==> flow/design.v <==
`timescale 1ns/1ns
module mux2x1( a, b, out, sel );
    input a, b, sel;
    output out;
    assign out = sel ? a : b;
endmodule
module mux2( sel, a, b, out );
    parameter bitwidth = 32 ;
    input  sel; 
    input  [bitwidth-1:0] a, b;
    output [bitwidth-1:0] out;
    assign out = sel ? a : b;
endmodule
module mux3( sel, a, b, c, out );
    parameter bitwidth = 32 ;
    input  [1:0]  sel; 
    input  [bitwidth-1:0] a, b, c;
    output [bitwidth-1:0] out;
    assign out = sel == 0 ? a : sel == 1 ? b : c;
endmodule
module add32(a, b, result);
    input  [31:0] a, b;
    output [31:0] result;
    assign result = a + b;
endmodule
module sign_extend( immed_in, ext_immed_out );
	input  [15:0] immed_in;
	output [31:0] ext_immed_out;
	assign ext_immed_out = { { 16{immed_in[15]} }, immed_in };
endmodule
module reg32(clk, rst, d_in, d_out );
    input  clk, rst;
    input  [31:0] d_in;
    output reg [31:0] d_out;
    always @(posedge clk) begin
        if (rst)
            d_out <= 32'b0;
      else 
            d_out <= d_in;
    end
endmodule
module ALU_Slice( a, b, cin, cout, inv, ctl, out );
    input a, b, cin, inv;
    input [2:0] ctl;
    output cout, out;
    wire and_out, or_out, fa_out;
    wire bx, e1, e2, e3;
    parameter ALU_add = 3'b010;
    parameter ALU_sub = 3'b110;
    parameter ALU_and = 3'b000;
    parameter ALU_or = 3'b001;
    parameter ALU_slt = 3'b111;
    and (and_out, a, b);
    or (or_out, a, b);
    xor (bx, b, inv);
    xor (e1, a, bx);
    and (e2, a, bx);
    and (e3, e1, cin);
    or (cout, e2, e3);
    xor (fa_out, e1, cin);
    assign out = ctl[1] ? fa_out : (ctl[0] ? or_out : and_out);
endmodule
`timescale 1ns/1ns
module Shifter( a, b, result );
    input [31:0] a, b;
    output [31:0] result;     
    wire[31:0] w[0:5];
    assign w[0] = a;
    genvar i, j;
    for( i = 0 ; i < 5 ; i = i + 1 ) begin
        for( j = 2**i-1 ; j >= 0 ; j = j - 1 )  
            mux2x1 mux( .a(1'b0), .b(w[i][j]), .out(w[i+1][j]), .sel(b[i]) );
        for( j = 2**i ; j < 32 ; j = j + 1 )
            mux2x1 mux( .a(w[i][j-2**i]), .b(w[i][j]), .out(w[i+1][j]), .sel(b[i]) );
    end
    assign result = w[5] ;  
endmodule
module ALU( ctl, a, b, result, zero );
    input [2:0]   ctl ;
    input [31:0]  a, b ;
    output [31:0] result ;
    output zero ;
    wire [31:0] c, ALUOut, ShifterOut;
    wire inv;
    parameter ALU_sll = 3'b011;
    parameter ALU_add = 3'b010;
    parameter ALU_sub = 3'b110;
    parameter ALU_and = 3'b000;
    parameter ALU_or = 3'b001;
    parameter ALU_slt = 3'b111;
    assign inv = (ctl == ALU_sub || ctl == ALU_slt);
    genvar i;
    ALU_Slice slice( .a(a[0]), .b(b[0]), .cin(inv), .cout(c[0]), .ctl(ctl), .out(ALUOut[0]), .inv(inv) );
    for(i = 1 ; i<32 ; i=i+1)
        ALU_Slice slice( .a(a[i]), .b(b[i]), .cin(c[i-1]), .cout(c[i]), .ctl(ctl), .out(ALUOut[i]), .inv(inv) );
    Shifter shifter( .a(a), .b(b), .result(ShifterOut) );
    assign result = ( ctl == ALU_sll ? ShifterOut :
                      ctl == ALU_slt ? {31'b0, ALUOut[31]} : ALUOut); 
    assign zero = (result == 32'b0);
endmodule
module alu_ctl(ALUOp, Funct, ALUOperation, DIVU, ALUSEL);
    input  [1:0] ALUOp;
    input  [5:0] Funct;
    output reg DIVU;
    output reg [1:0] ALUSEL;
    output reg [2:0] ALUOperation;
    parameter F_sll = 6'd0;
    parameter F_mfhi = 6'd10;
    parameter F_mflo = 6'd12;
    parameter F_divu = 6'd27;
    parameter F_add = 6'd32;
    parameter F_sub = 6'd34;
    parameter F_and = 6'd36;
    parameter F_or = 6'd37;
    parameter F_slt = 6'd42;
    parameter ALU_sll = 3'b011;
    parameter ALU_add = 3'b010;
    parameter ALU_sub = 3'b110;
    parameter ALU_and = 3'b000;
    parameter ALU_or = 3'b001;
    parameter ALU_slt = 3'b111;
    always @(*) begin
        ALUSEL = 2;
        DIVU = 1'b0;
        ALUOperation = ALU_and;
        case (ALUOp)
        2'b00 : ALUOperation = ALU_add;
        2'b01 : ALUOperation = ALU_sub;
        2'b11 : ALUOperation = ALU_or ;
        2'b10 : case (Funct)
                F_sll : ALUOperation = ALU_sll;
                F_add : ALUOperation = ALU_add;
                F_sub : ALUOperation = ALU_sub;
                F_and : ALUOperation = ALU_and;
                F_or : ALUOperation = ALU_or;
                F_slt : ALUOperation = ALU_slt;
                F_divu: DIVU = 1;
                F_mfhi: ALUSEL = 0;
                F_mflo: ALUSEL = 1;
                default : ALUOperation = ALU_and;
                endcase
        default ALUOperation = ALU_and;
        endcase
    end
endmodule
module control( opcode, RegDst, ALUSrc, MemtoReg, RegWrite, 
                MemRead, MemWrite, Branch, Jump, ALUOp, bne);
    input  [5:0] opcode;
    output reg RegDst, ALUSrc, MemtoReg, RegWrite, MemRead, MemWrite, Branch, Jump, bne;
    output reg [1:0] ALUOp;
    parameter R_FORMAT = 6'd0;
    parameter LW = 6'd35;
    parameter SW = 6'd43;
    parameter BEQ = 6'd4;
    parameter BNE = 6'd5;    
    parameter ORI = 6'd13;
	parameter J = 6'd2;
	parameter NOP = 6'd63;
    always @(*) begin
        case ( opcode )
            R_FORMAT : 
            begin
                RegDst = 1'b1; ALUSrc = 1'b0; MemtoReg = 1'b0; RegWrite = 1'b1; MemRead = 1'b0; 
                MemWrite = 1'b0; Branch = 1'b0; Jump = 1'b0; ALUOp = 2'b10; bne = 1'd0 ;
            end
            LW :
            begin
                RegDst = 1'b0; ALUSrc = 1'b1; MemtoReg = 1'b1; RegWrite = 1'b1; MemRead = 1'b1; 
                MemWrite = 1'b0; Branch = 1'b0; Jump = 1'b0; ALUOp = 2'b00; bne = 1'd0 ;
            end
            SW :
            begin
                RegDst = 1'b0; ALUSrc = 1'b1; MemtoReg = 1'b0; RegWrite = 1'b0; MemRead = 1'b0; 
                MemWrite = 1'b1; Branch = 1'b0; Jump = 1'b0; ALUOp = 2'b00; bne = 1'd0;
            end
            ORI :
            begin
                RegDst = 1'b0; ALUSrc = 1'b1; MemtoReg = 1'b0; RegWrite = 1'b1; MemRead = 1'b0; 
                MemWrite = 1'b0; Branch = 1'b0; Jump = 1'b0; ALUOp = 2'b11; bne = 1'd0;
            end
            BEQ :
            begin
                RegDst = 1'b0; ALUSrc = 1'b0; MemtoReg = 1'b0; RegWrite = 1'b0; MemRead = 1'b0; 
                MemWrite = 1'b0; Branch = 1'b1; Jump = 1'b0; ALUOp = 2'b01; bne = 1'd0;
            end
            BNE :
            begin
                RegDst = 1'b0; ALUSrc = 1'b0; MemtoReg = 1'b0; RegWrite = 1'b0; MemRead = 1'b0; 
                MemWrite = 1'b0; Branch = 1'b1; Jump = 1'b0; ALUOp = 2'b01; bne = 1'd1 ;
            end
            J :
            begin
                RegDst = 1'b0; ALUSrc = 1'b0; MemtoReg = 1'b0; RegWrite = 1'b0; MemRead = 1'b0; 
                MemWrite = 1'b0; Branch = 1'b0; Jump = 1'b1; ALUOp = 2'b01; bne = 1'd0 ;
            end
            NOP :
            begin
                RegDst=1'b0; ALUSrc=1'b0; MemtoReg=1'b0; RegWrite=1'b0; MemRead=1'b0; 
                MemWrite=1'b0; Branch=1'b0; Jump = 1'b0; ALUOp = 2'b00;  bne = 1'd0 ;
            end
            default
            begin
                RegDst=1'b0; ALUSrc=1'b0; MemtoReg=1'b0; RegWrite=1'b0; MemRead=1'b0; 
                MemWrite=1'b0; Branch=1'b0; Jump = 1'b0; ALUOp = 2'b00;  bne = 1'd0 ;
            end
        endcase
    end
endmodule
module Divider( clk, rst, a, b, result );
    input  clk, rst ;
    input  [31:0] a ;
    input  [31:0] b ;
    output [63:0] result ;
    reg [31:0] REM;
    reg [31:0] QUO;
    reg [31:0] div;
    reg [5:0]  counter;
    wire [32:0] part;
    wire [32:0] diff;
    assign part = {REM, QUO[31]};
    assign diff = part - {1'b0, div};
    always @( posedge clk ) begin
        if ( rst ) begin
            REM <= 32'd0;
            QUO <= a;
            div <= b;
            counter <= 6'd32;
        end
        else if ( counter != 6'd0 ) begin
            if ( part >= {1'b0, div} ) begin
                REM <= diff[31:0];
                QUO <= {QUO[30:0], 1'b1};
            end
            else begin
                REM <= part[31:0];
                QUO <= {QUO[30:0], 1'b0};
            end
            counter <= counter - 6'd1;
        end
    end
    assign result = {REM, QUO};
endmodule
module HiLo( clk, DivAns, HiOut, LoOut );
    input clk ;
    input [63:0] DivAns ;
    output [31:0] HiOut, LoOut ;
    reg [63:0] REM;
    always@( posedge clk )
        REM <= DivAns;
    assign HiOut = REM[63:32];
    assign LoOut = REM[31:0];
endmodule
module Hazard( clk, rst, stay, instr, instr_out );
    input clk, rst;
    input [31:0] instr;
    output [31:0] instr_out;
    output stay;
    reg [5:0] counter;
    reg [5:0] bubbles;
    wire [5:0] opcode;
    wire [5:0] funct;
    wire issue;
    assign opcode = instr[31:26];
    assign funct = instr[5:0];
    parameter instr_NOP = 32'hFC000000;
    always @(*) begin
        if (opcode == 6'd2 || opcode == 6'd4 || opcode == 6'd5)       
            bubbles = 6'd3;
        else if (opcode == 6'd0 && funct == 6'd27)                   
            bubbles = 6'd34;
        else if (opcode == 6'd0 || opcode == 6'd35 || opcode == 6'd13)  
            bubbles = 6'd3;
        else
            bubbles = 6'd0;
    end
    assign issue = (counter == 6'd0);
    assign instr_out = issue ? instr : instr_NOP;
    assign stay = ~issue;
    always @(posedge clk) begin
        if (rst)
            counter <= 6'd0;
        else if (issue)
            counter <= bubbles;
        else
            counter <= counter - 6'd1;
    end
endmodule
module reg_file(clk, RegWrite, RN1, RN2, WN, WD, RD1, RD2);
    input  clk, RegWrite;
    input  [4:0] RN1, RN2, WN;
    input  [31:0] WD;
    output [31:0] RD1, RD2; 
    wire[4:0] RN1, RN2;
    reg [31:0] RD1, RD2;
    reg [31:0] file_array[31:1];
    always @(*) begin
      RD1 = (RN1 == 5'd0) ? 32'd0 : file_array[RN1];
    end
    always @(*) begin
      RD2 = (RN2 == 5'd0) ? 32'd0 : file_array[RN2];
    end
    always @(posedge clk)
        if(RegWrite && WN != 0)
            file_array[WN] <= WD;
endmodule 
module reg_IF_ID( clk, rst, pc_incr, instr, pc_incr_out, instr_out );  
	input   clk, rst ;
	input  [31:0] pc_incr, instr;
    output reg [31:0] pc_incr_out, instr_out;
	always @(posedge clk)begin
		if (rst) begin
			pc_incr_out <= 32'd0;
			instr_out <= 32'd0;
		end
		else begin
			pc_incr_out <= pc_incr;
			instr_out <= instr;
		end
	end
endmodule
module reg_ID_EX( opcode, clk, rst, RegDst, ALUSrc, ALUOp, MemRead, MemWrite, Branch, MemtoReg, RegWrite, bne,
                  rfile_rd1, rfile_rd2, ext_immed, rt, rd, pc_incr,
                   opcode_out, RegDst_out, ALUSrc_out, ALUOp_out, MemRead_out, MemWrite_out, Branch_out, MemtoReg_out,RegWrite_out, bne_out,
                  rfile_rd1_out , rfile_rd2_out, ext_immed_out, rt_out, rd_out, pc_incr_out );
  input clk, rst, RegDst, ALUSrc, MemRead, MemWrite, Branch, MemtoReg, RegWrite, bne;
  input [1:0]  ALUOp;
  input [4:0]  rt, rd ;
  input [31:0] ext_immed, rfile_rd1, rfile_rd2, pc_incr ;  
  input[5:0] opcode;
  output reg [5:0] opcode_out;
  output reg RegDst_out, ALUSrc_out, MemRead_out, MemWrite_out, Branch_out, MemtoReg_out, RegWrite_out, bne_out;  
  output reg [1:0]  ALUOp_out;
  output reg [4:0] rt_out, rd_out ;
  output reg [31:0] ext_immed_out, rfile_rd1_out, rfile_rd2_out, pc_incr_out ;
    always @(posedge clk) begin
		if (rst) begin
			pc_incr_out <= 32'd0;
      opcode_out <= 6'd0;
            RegDst_out <= RegDst;
            ALUSrc_out <= 0;
            ALUOp_out <= 2'd0;
            MemWrite_out <=0;
            Branch_out <= 0;
            MemRead_out <= 0;
            MemtoReg_out <= 0;
            RegWrite_out <= 0;
            ext_immed_out <= 32;
            rt_out <= 5'd0;
            rd_out <= 5'd0;
            rfile_rd1_out <= 32'd0;
            rfile_rd2_out <= 32'd0;
            bne_out <= 1'd0;
		end
        else begin
  opcode_out <= opcode;
            RegDst_out <= RegDst;
            ALUSrc_out <= ALUSrc;
            ALUOp_out <= ALUOp;
            MemRead_out <= MemRead;
            MemWrite_out <= MemWrite;
            Branch_out <= Branch;
            MemtoReg_out <= MemtoReg;
            RegWrite_out <= RegWrite;
            ext_immed_out <= ext_immed;
            rt_out <= rt;
            rd_out <= rd;
            rfile_rd1_out <= rfile_rd1;
            rfile_rd2_out <= rfile_rd2;
            pc_incr_out <= pc_incr;  
            bne_out <= bne;
        end
	end
endmodule
module reg_EX_MEM( opcode, funct, clk,reset, 
                   RW, MtoR, MR, MW, Branch, bne,  
                   ext_immed, zero, aluANS, rd2, WN,b_tgt,   
                   opcode_out, funct_out, RW_out, MtoR_out, MR_out, MW_out, Branch_out, bne_out,  
                   ext_immed_out, zero_out, aluANS_out, rd2_out, WN_out, b_tgt_out );  
	input  clk,reset, bne;
	input RW, MtoR, MR, MW, Branch ;
  input[31:0] ext_immed, aluANS, rd2, b_tgt ;
  input[4:0] WN;
  input[5:0] funct, opcode ;
	input zero;
  output reg [5:0] funct_out, opcode_out ;
	output  RW_out, MtoR_out, MR_out, MW_out, Branch_out, bne_out;
    output[31:0] ext_immed_out, aluANS_out, rd2_out, b_tgt_out ;
    output[4:0] WN_out;
	output zero_out;
	reg  RW_out, MtoR_out, MR_out, MW_out, Branch_out;
	reg[31:0] ext_immed_out, aluANS_out, rd2_out, b_tgt_out;
  reg[4:0] WN_out;
  reg zero_out, bne_out ;  
    always @( posedge clk ) begin  
        opcode_out <= 5'd0;
        if(reset) begin
      funct_out <= 5'd0;
			ext_immed_out <=32'd0;
			zero_out <=1'd0;
			aluANS_out <=32'd0;
			rd2_out <=32'd0;
			WN_out <=5'd0;
			RW_out <=1'd0;
			MtoR_out <=1'd0;
			MR_out <=1'd0;
			MW_out <=1'd0;
            Branch_out <= 32'd0;
            bne_out <= 1'd0;
            b_tgt_out <= 1'd0;
		end
		else begin
      opcode_out <= opcode;
      funct_out <= funct;
			ext_immed_out<= ext_immed;
			zero_out<=zero;
			aluANS_out<=aluANS;
			rd2_out<=rd2;
			WN_out<=WN;
			RW_out<=RW;
			MtoR_out<=MtoR;
			MR_out<=MR;
			MW_out<=MW;
			Branch_out<=Branch;
            bne_out <= bne;
            b_tgt_out <= b_tgt;
		end
	end
endmodule
module reg_MEM_WB( opcode, funct, clk, rst, regWrite, memtoReg, dataMemrd, ALU_result, WN,
                   opcode_out, funct_out, regWrite_out, memtoReg_out, dataMemrd_out, ALU_result_out, WN_out) ;
    input clk, rst, regWrite, memtoReg ;
    input [4:0] WN;
    input [31:0] dataMemrd, ALU_result; 
  input[5:0] funct, opcode;
    output regWrite_out, memtoReg_out ;
    output [4:0] WN_out ;
    output [31:0] dataMemrd_out, ALU_result_out ;
  output reg [5:0] funct_out, opcode_out;
    reg  regWrite_out, memtoReg_out ;
    reg [4:0] WN_out ;
    reg [31:0] dataMemrd_out, ALU_result_out ;
    always@(posedge clk )begin
        if ( rst ) begin
          opcode_out <= 5'd0;
          funct_out <= 5'd0;
            regWrite_out <= 0;
            memtoReg_out <= 0; 
            dataMemrd_out <= 32'd0;
            ALU_result_out <= 32'd0;
            WN_out <= 5'd0;
        end 
        else begin
          opcode_out <= opcode;
            funct_out <= funct;
            regWrite_out <= regWrite;
            memtoReg_out <= memtoReg;
            dataMemrd_out <= dataMemrd;
            ALU_result_out <= ALU_result;
            WN_out <= WN;
        end
    end  
endmodule
    module mips_pipeline(clk, rst, imem_addr, imem_rdata, dmem_addr, dmem_wdata, dmem_we, dmem_rdata);
    input clk, rst;
    output [31:0] imem_addr;
    input  [31:0] imem_rdata;
    output [31:0] dmem_addr, dmem_wdata;
    output dmem_we;
    input  [31:0] dmem_rdata;
    wire [31:0] pc, pc_incr, ID_pc_incr, pc_next, dmem_rdata_w, jump_addr, branch_addr, wd;
    wire [31:0] instr, ID_instr, IF_instr;
    wire [31:0] alu_b, b_tgt, EX_b_tgt;
    wire RegWrite, Branch, PCSrc, RegDst, MemtoReg, MemRead, MemWrite, ALUSrc, Zero, Jump, bne, ID_RegWrite;
    wire [1:0] ALUOp;
    wire [2:0] Operation;
    reg32 PC( .clk(clk), .rst(rst), .d_in(pc_next), .d_out(pc) );
    wire stay;
    wire[31:0] pc_add;
    assign imem_addr = pc;
    assign IF_instr = imem_rdata;
    Hazard hazard( .clk(clk), .rst(rst), .stay(stay), .instr(IF_instr), .instr_out(instr) );
    add32 PCADD( .a(pc), .b(32'd4), .result(pc_incr) );  
    mux2 #(32) STMUX( .sel(stay), .a(pc), .b(pc_incr), .out(pc_add) );
    mux2 #(32) PCMUX( .sel(PCSrc), .a(b_tgt), .b(pc_add), .out(branch_addr) );
    mux2 #(32) JMUX( .sel(Jump), .a(jump_addr), .b(branch_addr), .out(pc_next) );
      reg_IF_ID REG_IF_ID( .clk(clk), .rst(rst), .pc_incr(pc_incr), .instr(instr), .pc_incr_out(ID_pc_incr),   .instr_out(ID_instr));
    wire [1:0] EX_ALUOp;
    wire [5:0] opcode;
    wire [4:0] rs, rt, rd, wn;
    wire [15:0] immed;
    wire [25:0] jumpoffset;
    wire [31:0] ext_immed, EX_pc_incr, EX_instr;
    wire [31:0] rd1, rd2;
    wire ID_MemWrite, EX_RegDst, EX_ALUSrc, EX_MemRead, EX_MemWrite, EX_Branch, EX_MemtoReg, EX_RegWrite;
    assign opcode = ID_instr[31:26];
    assign rs = ID_instr[25:21];
    assign rt = ID_instr[20:16];
    assign rd = ID_instr[15:11];
    assign immed = ID_instr[15:0];
    assign jumpoffset = ID_instr[25:0];
    assign jump_addr = { ID_pc_incr[31:28], jumpoffset, 2'b00 };
    sign_extend SignExtend( .immed_in(immed), .ext_immed_out(ext_immed) );
	reg_file RegFile( .clk(clk), .RegWrite(RegWrite), .RN1(rs), .RN2(rt), .WN(wn), 
					  .WD(wd), .RD1(rd1), .RD2(rd2) );
    control CTL(.opcode(opcode), .RegDst(RegDst), .ALUSrc(ALUSrc), .MemtoReg(MemtoReg), 
                .RegWrite(ID_RegWrite), .MemRead(MemRead), .MemWrite(ID_MemWrite), .Branch(Branch), 
              .Jump(Jump), .ALUOp(ALUOp), .bne(bne));
      wire [5:0] EX_opcode;
    wire EX_bne;
    wire [4:0]  EX_wn, EX_rd, EX_rt;
    wire [31:0] EX_ext_immed, EX_rd1, EX_rd2;
      reg_ID_EX REG_ID_EX(.opcode(opcode), .clk(clk), .rst(rst), .RegDst(RegDst), .ALUSrc(ALUSrc), .ALUOp(ALUOp), .MemRead(MemRead), .MemWrite(ID_MemWrite), .Branch(Branch), .MemtoReg(MemtoReg), .RegWrite(ID_RegWrite), .bne(bne), .rfile_rd1(rd1), .rfile_rd2(rd2), .ext_immed(ext_immed), .rt(rt), .rd(rd), .pc_incr(ID_pc_incr),
                         .opcode_out(EX_opcode),.RegDst_out(EX_RegDst), .ALUSrc_out(EX_ALUSrc), .ALUOp_out(EX_ALUOp), 
                         .MemRead_out(EX_MemRead), .MemWrite_out(EX_MemWrite), .Branch_out(EX_Branch),     
                         .MemtoReg_out(EX_MemtoReg),.RegWrite_out(EX_RegWrite), 
                        .bne_out(EX_bne) , .rfile_rd1_out(EX_rd1), .rfile_rd2_out(EX_rd2),   .ext_immed_out(EX_ext_immed), 
                         .rt_out(EX_rt), .rd_out(EX_rd), .pc_incr_out(EX_pc_incr) );
    wire MEM_zero, MEM_bne, DIVU ;
    wire [1:0] ALUSEL;
    wire [5:0] MEM_funct, funct, MEM_opcode;
    wire [4:0] MEM_shamt, shamt, MEM_wn;
    wire [31:0] MEM_ext_immed, MEM_pc_incr, MEM_instr;  
    wire [31:0] MEM_rd1, MEM_rd2, MEM_aluANS, MEM_result ;  
    wire MEM_RegDst, MEM_ALUSrc, MEM_MemRead, MEM_MemWrite, MEM_Branch, MEM_MemtoReg;
    wire [63:0] div_out ;
    wire [31:0] hi, lo, alu_out;
    wire [31:0] result, b_offset; 
    assign funct = EX_ext_immed[5:0]; 
    assign shamt = EX_ext_immed[10:6];
    assign b_offset = EX_ext_immed << 2;  
      add32 BRADD( .a(EX_pc_incr), .b(b_offset), .result(EX_b_tgt) ); 
    mux2 #(32) ALUMUX( .sel(EX_ALUSrc), .a(EX_ext_immed), .b(EX_rd2), .out(alu_b) );  
    alu_ctl ALUCTL( .ALUOp(EX_ALUOp), .Funct(funct), .ALUOperation(Operation), .DIVU(DIVU), .ALUSEL(ALUSEL) );  
    Divider divider( .clk(clk), .rst(DIVU), .a(EX_rd1), .b(EX_rd2), .result(div_out) );
    HiLo HILO( .clk(clk), .DivAns(div_out), .HiOut(hi), .LoOut(lo) );
      ALU alu( .ctl(Operation), .a(EX_rd1), .b(alu_b), .result(alu_out), .zero(Zero)); 
      mux3 ALURMUX( .sel(ALUSEL), .a(hi), .b(lo), .c(alu_out), .out(result) );     
      mux2 #(5)  RFMUX( .sel(EX_RegDst), .a(EX_rd), .b(EX_rt), .out(EX_wn) );  
      reg_EX_MEM REG_EX_MEM( .opcode(EX_opcode), .funct(funct),  .clk (clk) , .reset(rst), .RW(EX_RegWrite), .MtoR(EX_MemtoReg), .MR(EX_MemRead), .MW(EX_MemWrite),.Branch(EX_Branch), .bne(EX_bne), .ext_immed(EX_ext_immed), .zero(Zero), .rd2(EX_rd2), .WN(EX_wn), .aluANS(result), .b_tgt(EX_b_tgt), 
                            .opcode_out(MEM_opcode), .funct_out(MEM_funct), .RW_out(MEM_RegWrite), .MtoR_out(MEM_MemtoReg), .MR_out(MEM_MemRead), .MW_out(MEM_MemWrite), .Branch_out(MEM_Branch), .bne_out(MEM_bne),                       .ext_immed_out(MEM_ext_immed), .zero_out(MEM_zero), .aluANS_out(MEM_result), .rd2_out(MEM_rd2), .WN_out(MEM_wn), .b_tgt_out(b_tgt) ) ;
    wire[5:0]  WB_opcode;
    wire[31:0] WB_dataMemrd, WB_result;
    wire WB_Branch, WB_MemtoReg, MEM_cmp;
    wire [4:0] MUX;
      wire [5:0] WB_funct;
    xor (MEM_cmp, MEM_bne, MEM_zero);
    and BRAND(PCSrc, MEM_cmp, MEM_Branch);
      assign dmem_addr = MEM_result;
      assign dmem_wdata = MEM_rd2;
      assign dmem_we = MEM_MemWrite;
      assign dmem_rdata_w = dmem_rdata;
      reg_MEM_WB REG_MEM_WB( .opcode(MEM_opcode), .funct(MEM_funct), .clk(clk), .rst(rst), .regWrite(MEM_RegWrite), .memtoReg(MEM_MemtoReg), .dataMemrd(dmem_rdata_w), .ALU_result(MEM_result), .WN(MEM_wn), .opcode_out(WB_opcode), .funct_out(WB_funct), .regWrite_out(RegWrite), .memtoReg_out(WB_MemtoReg), .dataMemrd_out(WB_dataMemrd), .ALU_result_out(WB_result), .WN_out(wn) ) ;
    mux2 #(32) WRMUX(  .sel(WB_MemtoReg), .a(WB_dataMemrd), .b(WB_result), .out(wd) );  
endmodule
# [Tool chain data of mips_pipeline]
# Tool output for the design above, in the order of the flow.
# Lines are those of the file above, counted from 1.
# Operators: Yosys type, input widths -> output width; for muxes data width and select width s.
# Library cell names are shortened.
# The mark n/a stands for no value.
[setup] design="mips_pipeline" clock="clk" lib="sky130hd" lib_corner="tt_025C_1v80"

# [Word-level counts]
# Source: Yosys, flattened and elaborated, memories not mapped. Widths are those after wreduce. Print and check cells do not count. Equal cells are merged and count once.
# Yosys's memory passes give these memory sizes; they may raise the number of words (mostly to a power of two), join words into wider ones and drop unused or constant bits.
[bits] clocked_rd_ports_x_width=64 in_bits=66 reg_bits=513 elab_cells=618 ramBits=992 mem_count=1
[memory_table] memory="RegFile.file_array" size=31 width=32 read_ports=2 write_ports=1 line=295 text="reg [31:0] file_array[31:1];"
[classes] n_eq=26 muxes=261 logic=256 addsub=5 reduce_and_logical=30 compare=1
[op_table] cell="$mux 32" count=14
[op_table] cell="$mux 1" count=235
[op_table] cell="$xor 1x1->1" count=97
[op_table] cell="$and 1x1->1" count=95
[op_table] cell="$or 1x1->1" count=63
[op_table] cell="$eq 6x6->1 const B" count=7
[op_table] cell="$ge 33x32->1" count=1
[op_table] cell="$add 32x3->32 const B" count=1
[op_table] cell="$add 32x32->32" count=1
[op_table] cell="$sub 32x32->32" count=1
[op_table] cell="$logic_not 32->1" count=1
[op_table] cell="$eq 6x3->1 const B" count=4
[op_table] cell="$eq 6x4->1 const B" count=4
[op_table] cell="$logic_not 6->1" count=4
[op_table] cell="$mux 6" count=3
[op_table] cell="$pmux 3 s5" count=1
[op_table] cell="$reduce_or 3->1" count=4
[op_table] cell="$sub 6x1->6 const B" count=2
[op_table] cell="$eq 6x2->1 const B" count=2
[op_table] cell="$eq 6x5->1 const B" count=2
[op_table] cell="$pmux 3 s4" count=1
[op_table] cell="$reduce_or 2->1" count=5
[op_table] cell="$logic_not 5->1" count=2
[op_table] cell="$mux 5" count=2
[op_table] cell="$pmux 2 s2" count=2
[op_table] cell="$eq 3x3->1 const B" count=2
[op_table] cell="$reduce_bool 6->1" count=1
[op_table] cell="$pmux 2 s3" count=1
# Other operator kinds: 12; their cells: 21.

# [Logic depth]
# Depth = most cells in a row (Yosys ltp): at word level without a register or memory, in the mapped netlist without a sequential cell, where the memories' decode and read muxes count.
[logic_depth] ltp_word=75 abc_area=0 depth_mapped=44 ltp_nobuf=41

# [Netlist]
# The flow's flattened synthesis, as Yosys stat reports it; memories are mapped. The netlist is that of the ABC_AREA named above (0 if unset); the other value can give another one.
[by_type] type="edfxtp_1" count=1056 area_total_um2=3.17E+04
[by_type] type="dfxtp_1" count=509 area_total_um2=1.02E+04
[by_type] type="mux4_2" count=406 area_total_um2=9143.77
[by_type] type="mux2i_1" count=364 area_total_um2=3.64E+03
[by_type] type="nor2_1" count=490 area_total_um2=1.84E+03
[by_type] type="a21oi_1" count=293 area_total_um2=1.47E+03
[by_type] type="nand2_1" count=344 area_total_um2=1.29E+03
[by_type] type="nor2b_1" count=165 area_total_um2=1032.24
[by_type] type="clkbuf_1" count=262 area_total_um2=983.443
[by_type] type="o21ai_0" count=181 area_total_um2=905.869
[by_type] type="ha_1" count=68 area_total_um2=850.816
[by_type] type="a221oi_1" count=75 area_total_um2=656.88
[by_type] type="o211ai_1" count=87 area_total_um2=653.126
[by_type] type="fa_1" count=32 area_total_um2=640.614
[by_type] type="xnor2_1" count=67 area_total_um2=586.813
[by_type] type="a22oi_1" count=69 area_total_um2=517.997
[by_type] type="a211oi_1" count=67 area_total_um2=502.982
[by_type] type="xor2_1" count=54 area_total_um2=472.954
# Other cell types: 63; their cells: 664.
[mapped] cells=5253 ff_cells=1565 area_mm2=0.0715061
# The figures by module come from a second, unflattened synthesis with its own total; it is not the netlist above.
[hier_totals] hier_cells=5865 hier_area_mm2=0.0806611
# Each row is one instance without its submodules.
[modules] module="reg_file" cells=2601 area_mm2=0.0465008 n_inst=1
[modules] module="Divider" cells=600 area_mm2=0.0059945 n_inst=1
[modules] module="reg_ID_EX" cells=324 area_mm2=0.004164 n_inst=1
[modules] module="reg_EX_MEM" cells=320 area_mm2=0.0040939 n_inst=1
[modules] module="add32" cells=271 area_mm2=0.0018618 n_inst=2
[modules] module="mux2 (bitwidth=32)" cells=36 area_mm2=0.0005443 n_inst=5
[modules] module="mux2x1" cells=1 area_mm2=0.000015 n_inst=160
[modules] module="reg_MEM_WB" cells=175 area_mm2=0.0022759 n_inst=1
[modules] module="ALU_Slice" cells=9 area_mm2=0.0000626 n_inst=32
[modules] module="reg_IF_ID" cells=135 area_mm2=0.0019181 n_inst=1
[modules] module="HiLo" cells=64 area_mm2=0.0012812 n_inst=1
[modules] module="reg32" cells=67 area_mm2=0.0008633 n_inst=1
[modules] module="mux3" cells=107 area_mm2=0.0007144 n_inst=1
[modules] module="ALU" cells=131 area_mm2=0.0007082 n_inst=1
# Modules not listed: 7.

# [Path before layout]
# OpenSTA on the mapped netlist: ideal clock, no wires. The path of least setup slack (recovery checks aside). Input and output delay are each 20% of the period. Register names are those of the netlist, which keeps one name where synthesis merged equal registers.
[synth_timing] kind="reg-to-reg" startpoint="reg REG_ID_EX.ext_immed_out[0]" endpoint="reg REG_EX_MEM.zero_out" setup_ns=0.061 t_required_ns=14.939 t_arrival_ns=15.593 path_buffers=2 tclk_ns=15.0 driving_pins=43 path_slack_ns=-0.654 path_delay_ns=15.654 period_less_setup_slack_ns=15.654
# "path_delay_ns" is the arrival time less input delay plus setup time.
# "driving_pins" counts driving pins, that of a launching flip-flop among them; a cell with two outputs on the path counts twice.
# "period_less_setup_slack_ns" = period - worst setup slack (recovery checks aside). The figure is calculated, with input and output delays left at 20% of the set period.
# The rows between start and end are the longest chain of elaborated cells between them; the timing report does not say that the signal goes this way. Where chains are equally long, one stands for them.
# A line is the first line of the expression or statement that the cell stems from. Yosys adds cells for indexed reads and writes and turns some case tables into memories.
[synth_between] path_cell_list="dfxtp_1 -> buf_2 -> nor4b_2 -> a31oi_1 -> clkbuf_1 -> o21ai_0 -> fa_1 -> fa_1 -> fa_1 -> fa_1 -> fa_1 -> fa_1 -> fa_1 -> fa_1 -> fa_1 -> fa_1 -> fa_1 -> fa_1 -> [7 not listed] -> fa_1 -> fa_1 -> fa_1 -> fa_1 -> fa_1 -> fa_1 -> fa_1 -> fa_1 -> fa_1 -> fa_1 -> fa_1 -> xor2_1 -> o221ai_1 -> a21boi_0 -> a2111oi_0 -> nand4_1 -> nor4_1 -> and4_1" elab_chain_len=74 cone_cells=430
[synth_lines] item="from (decl)" line=334 text="output reg [31:0] ext_immed_out, rfile_rd1_out, rfile_rd2_out, pc_incr_out ;"
[synth_lines] item="from (assign)" line=347 text="ext_immed_out <= 32;"
[synth_lines] item="from (assign)" line=364 text="ext_immed_out <= ext_immed;"
[synth_lines] item="$eq 6x6->1" line=130 text="2'b10 : case (Funct)"
[synth_lines] item="$pmux 3 s5" line=130
[synth_lines] item="$pmux 3 s4" line=126 text="case (ALUOp)"
[synth_lines] item="$eq 3x3->1" line=91 text="assign inv = (ctl == ALU_sub || ctl == ALU_slt);"
[synth_lines] item="$logic_or 1x1->1" line=91
[synth_lines] item="$xor 1x1->1" line=55 text="xor (bx, b, inv);"
[synth_lines] item="$xor 1x1->1" line=56 text="xor (e1, a, bx);"
[synth_lines] item="[60 not listed]"
[synth_lines] item="$and 1x1->1" line=58 text="and (e3, e1, cin);"
[synth_lines] item="$or 1x1->1" line=59 text="or (cout, e2, e3);"
[synth_lines] item="$xor 1x1->1" line=60 text="xor (fa_out, e1, cin);"
[synth_lines] item="$mux 1" line=61 text="assign out = ctl[1] ? fa_out : (ctl[0] ? or_out : and_out);"
[synth_lines] item="$mux 32" line=98 text="ctl == ALU_slt ? {31'b0, ALUOut[31]} : ALUOut);"
[synth_lines] item="$mux 32" line=97 text="assign result = ( ctl == ALU_sll ? ShifterOut :"
[synth_lines] item="$logic_not 32->1" line=99 text="assign zero = (result == 32'b0);"
[synth_lines] item="to (assign)" line=399 text="zero_out <=1'd0;"
[synth_lines] item="to (assign)" line=415 text="zero_out<=zero;"
[synth_lines] item="to (decl)" line=389 text="output zero_out;"

# [Path in the finished layout]
# Path of least setup slack in the final report of record 1 (OpenROAD, finished layout, wires in). Where an end is a register, its clock arrival counts in the times.
[layout_timing] kind="reg-to-reg" startpoint="reg REG_ID_EX.ext_immed_out[4]" endpoint="reg REG_EX_MEM.zero_out" path_slack_ns=-4.82 tclk_ns=8.22 driving_pins=41 setup_ns=0.05 path_buffers=0 t_arrival_ns=13.78 t_required_ns=8.95
# The rows between start and end are the longest chain of elaborated cells between them; the timing report does not say that the signal goes this way. Where chains are equally long, one stands for them.
[layout_between] path_cell_list="dfxtp_2 -> nor4b_4 -> a31oi_4 -> xnor2_2 -> fa_2 -> fa_2 -> fa_2 -> fa_2 -> fa_2 -> fa_2 -> fa_2 -> fa_2 -> fa_2 -> fa_2 -> fa_2 -> fa_2 -> fa_2 -> fa_2 -> [5 not listed] -> fa_2 -> fa_2 -> fa_2 -> fa_2 -> fa_2 -> fa_2 -> fa_2 -> fa_2 -> fa_2 -> fa_2 -> fa_2 -> xor2_1 -> o221ai_1 -> a21boi_2 -> a2111oi_2 -> nand4_1 -> nor4_2 -> and4_1" elab_chain_len=74 cone_cells=302
[layout_lines] item="from (decl)" line=334 text="output reg [31:0] ext_immed_out, rfile_rd1_out, rfile_rd2_out, pc_incr_out ;"
[layout_lines] item="from (assign)" line=347 text="ext_immed_out <= 32;"
[layout_lines] item="from (assign)" line=364 text="ext_immed_out <= ext_immed;"
[layout_lines] item="$eq 6x6->1" line=130 text="2'b10 : case (Funct)"
[layout_lines] item="$pmux 3 s5" line=130
[layout_lines] item="$pmux 3 s4" line=126 text="case (ALUOp)"
[layout_lines] item="$eq 3x3->1" line=91 text="assign inv = (ctl == ALU_sub || ctl == ALU_slt);"
[layout_lines] item="$logic_or 1x1->1" line=91
[layout_lines] item="$xor 1x1->1" line=55 text="xor (bx, b, inv);"
[layout_lines] item="$xor 1x1->1" line=56 text="xor (e1, a, bx);"
[layout_lines] item="[60 not listed]"
[layout_lines] item="$and 1x1->1" line=58 text="and (e3, e1, cin);"
[layout_lines] item="$or 1x1->1" line=59 text="or (cout, e2, e3);"
[layout_lines] item="$xor 1x1->1" line=60 text="xor (fa_out, e1, cin);"
[layout_lines] item="$mux 1" line=61 text="assign out = ctl[1] ? fa_out : (ctl[0] ? or_out : and_out);"
[layout_lines] item="$mux 32" line=98 text="ctl == ALU_slt ? {31'b0, ALUOut[31]} : ALUOut);"
[layout_lines] item="$mux 32" line=97 text="assign result = ( ctl == ALU_sll ? ShifterOut :"
[layout_lines] item="$logic_not 32->1" line=99 text="assign zero = (result == 32'b0);"
[layout_lines] item="to (assign)" line=399 text="zero_out <=1'd0;"
[layout_lines] item="to (assign)" line=415 text="zero_out<=zero;"
[layout_lines] item="to (decl)" line=389 text="output zero_out;"

Lab notebook: mips_pipeline

2 stored runs of mips_pipeline in the flow (synthesis by Yosys, layout by OpenROAD, sky130hd cells), in arbitrary order. Constraints: input delay and output delay 20% of the set period each, output load 0.01 pF.
"achieved_clock_period_ns" is the run's clock period less its worst setup slack. It is reckoned from that one timing run; input and output delays stay at 20% of the period that was set.
"critical_path_time_ns" means the part of the period allowed to the worst setup path (the constraints hold back 20% at inputs and 20% at outputs) less its slack; where the path has registers, the arrival times of their clocks count too.
"total_power_mw" rests on the timing tool's default activity at the inputs, not on a simulated workload.

[flow] record 1: files
==> flow/run.sh <==
#!/bin/bash
# the make line also repeats the synthesis and layout settings of config.mk as NAME=value (left out here)
make -C /OpenROAD-flow-scripts/flow DESIGN_CONFIG=/design/flow/config.mk WORK_HOME=/design/flow/orfs CLKGATE_MAP_FILE= finish
==> flow/config.mk <==
export PLATFORM = sky130hd
export DESIGN_NAME = mips_pipeline
export DESIGN_NICKNAME = mips_pipeline
export VERILOG_FILES = /design/flow/design.v
export SDC_FILE = /design/flow/constraint.sdc
export NUM_CORES = 4
export LEC_CHECK = 0
export CAP_MARGIN = 20
export CORE_MARGIN = 10
export CORE_UTILIZATION = 52
export CTS_CLUSTER_SIZE = 86
export GPL_TIMING_DRIVEN = 1
export MAX_ROUTING_LAYER = met4
export PLACE_DENSITY_LB_ADDON = 0.14
export SETUP_SLACK_MARGIN = -0.57
export SLEW_MARGIN = 20
==> flow/constraint.sdc <==
create_clock -name core_clock -period 8.22 [get_ports {clk}]
set_input_delay 1.6440 -clock core_clock [delete_from_list [all_inputs] [get_ports {clk}]]
set_output_delay 1.6440 -clock core_clock [all_outputs]
set_load 0.01 [all_outputs]

[flow] record 1: metrics
[metrics] achieved_clock_period_ns = 13.045
[metrics] fin_util_pct = 59.5
[metrics] synth_area_mm2 = 0.0715061
[metrics] total_power_mw = 25.193
[metrics] final_hold_ws_ns = 0.363
[metrics] die_area_mm2 = 0.152744
[metrics] critical_path_time_ns = 13.04
[metrics] timing.worst_path_kind = reg-to-reg
[metrics] worstSetupSlack_ns = -4.825
[metrics] final_stdcell_area_mm2 = 0.0814869
[metrics] final_setup_tns_ns = -43.110

[flow] record 2: files
==> flow/run.sh <==
#!/bin/bash
# the make line also repeats the synthesis and layout settings of config.mk as NAME=value (left out here)
make -C /OpenROAD-flow-scripts/flow DESIGN_CONFIG=/design/flow/config.mk WORK_HOME=/design/flow/orfs CLKGATE_MAP_FILE= finish
==> flow/config.mk <==
export PLATFORM = sky130hd
export DESIGN_NAME = mips_pipeline
export DESIGN_NICKNAME = mips_pipeline
export VERILOG_FILES = /design/flow/design.v
export SDC_FILE = /design/flow/constraint.sdc
export NUM_CORES = 4
export LEC_CHECK = 0
export ABC_AREA = 0
export CAP_MARGIN = 10
export CELL_PAD_IN_SITES_GLOBAL_PLACEMENT = 1
export CORE_ASPECT_RATIO = 1.71
export CORE_MARGIN = 2
export CORE_UTILIZATION = 33
export GPL_TIMING_DRIVEN = 0
export SETUP_SLACK_MARGIN = 1.41
export SLEW_MARGIN = 20
export TNS_END_PERCENT = 45
==> flow/constraint.sdc <==
create_clock -name core_clock -period 10.4 [get_ports {clk}]
set_input_delay 2.0800 -clock core_clock [delete_from_list [all_inputs] [get_ports {clk}]]
set_output_delay 2.0800 -clock core_clock [all_outputs]
set_load 0.01 [all_outputs]

[flow] record 2: metrics
[metrics] achieved_clock_period_ns = 14.521
[metrics] fin_util_pct = 39.0
[metrics] synth_area_mm2 = 0.0715061
[metrics] total_power_mw = 20.737
[metrics] final_hold_ws_ns = 0.362
[metrics] die_area_mm2 = 0.220557
[metrics] critical_path_time_ns = 14.52
[metrics] timing.worst_path_kind = reg-to-reg
[metrics] worstSetupSlack_ns = -4.121
[metrics] final_stdcell_area_mm2 = 0.0840544
[metrics] final_setup_tns_ns = -28.219
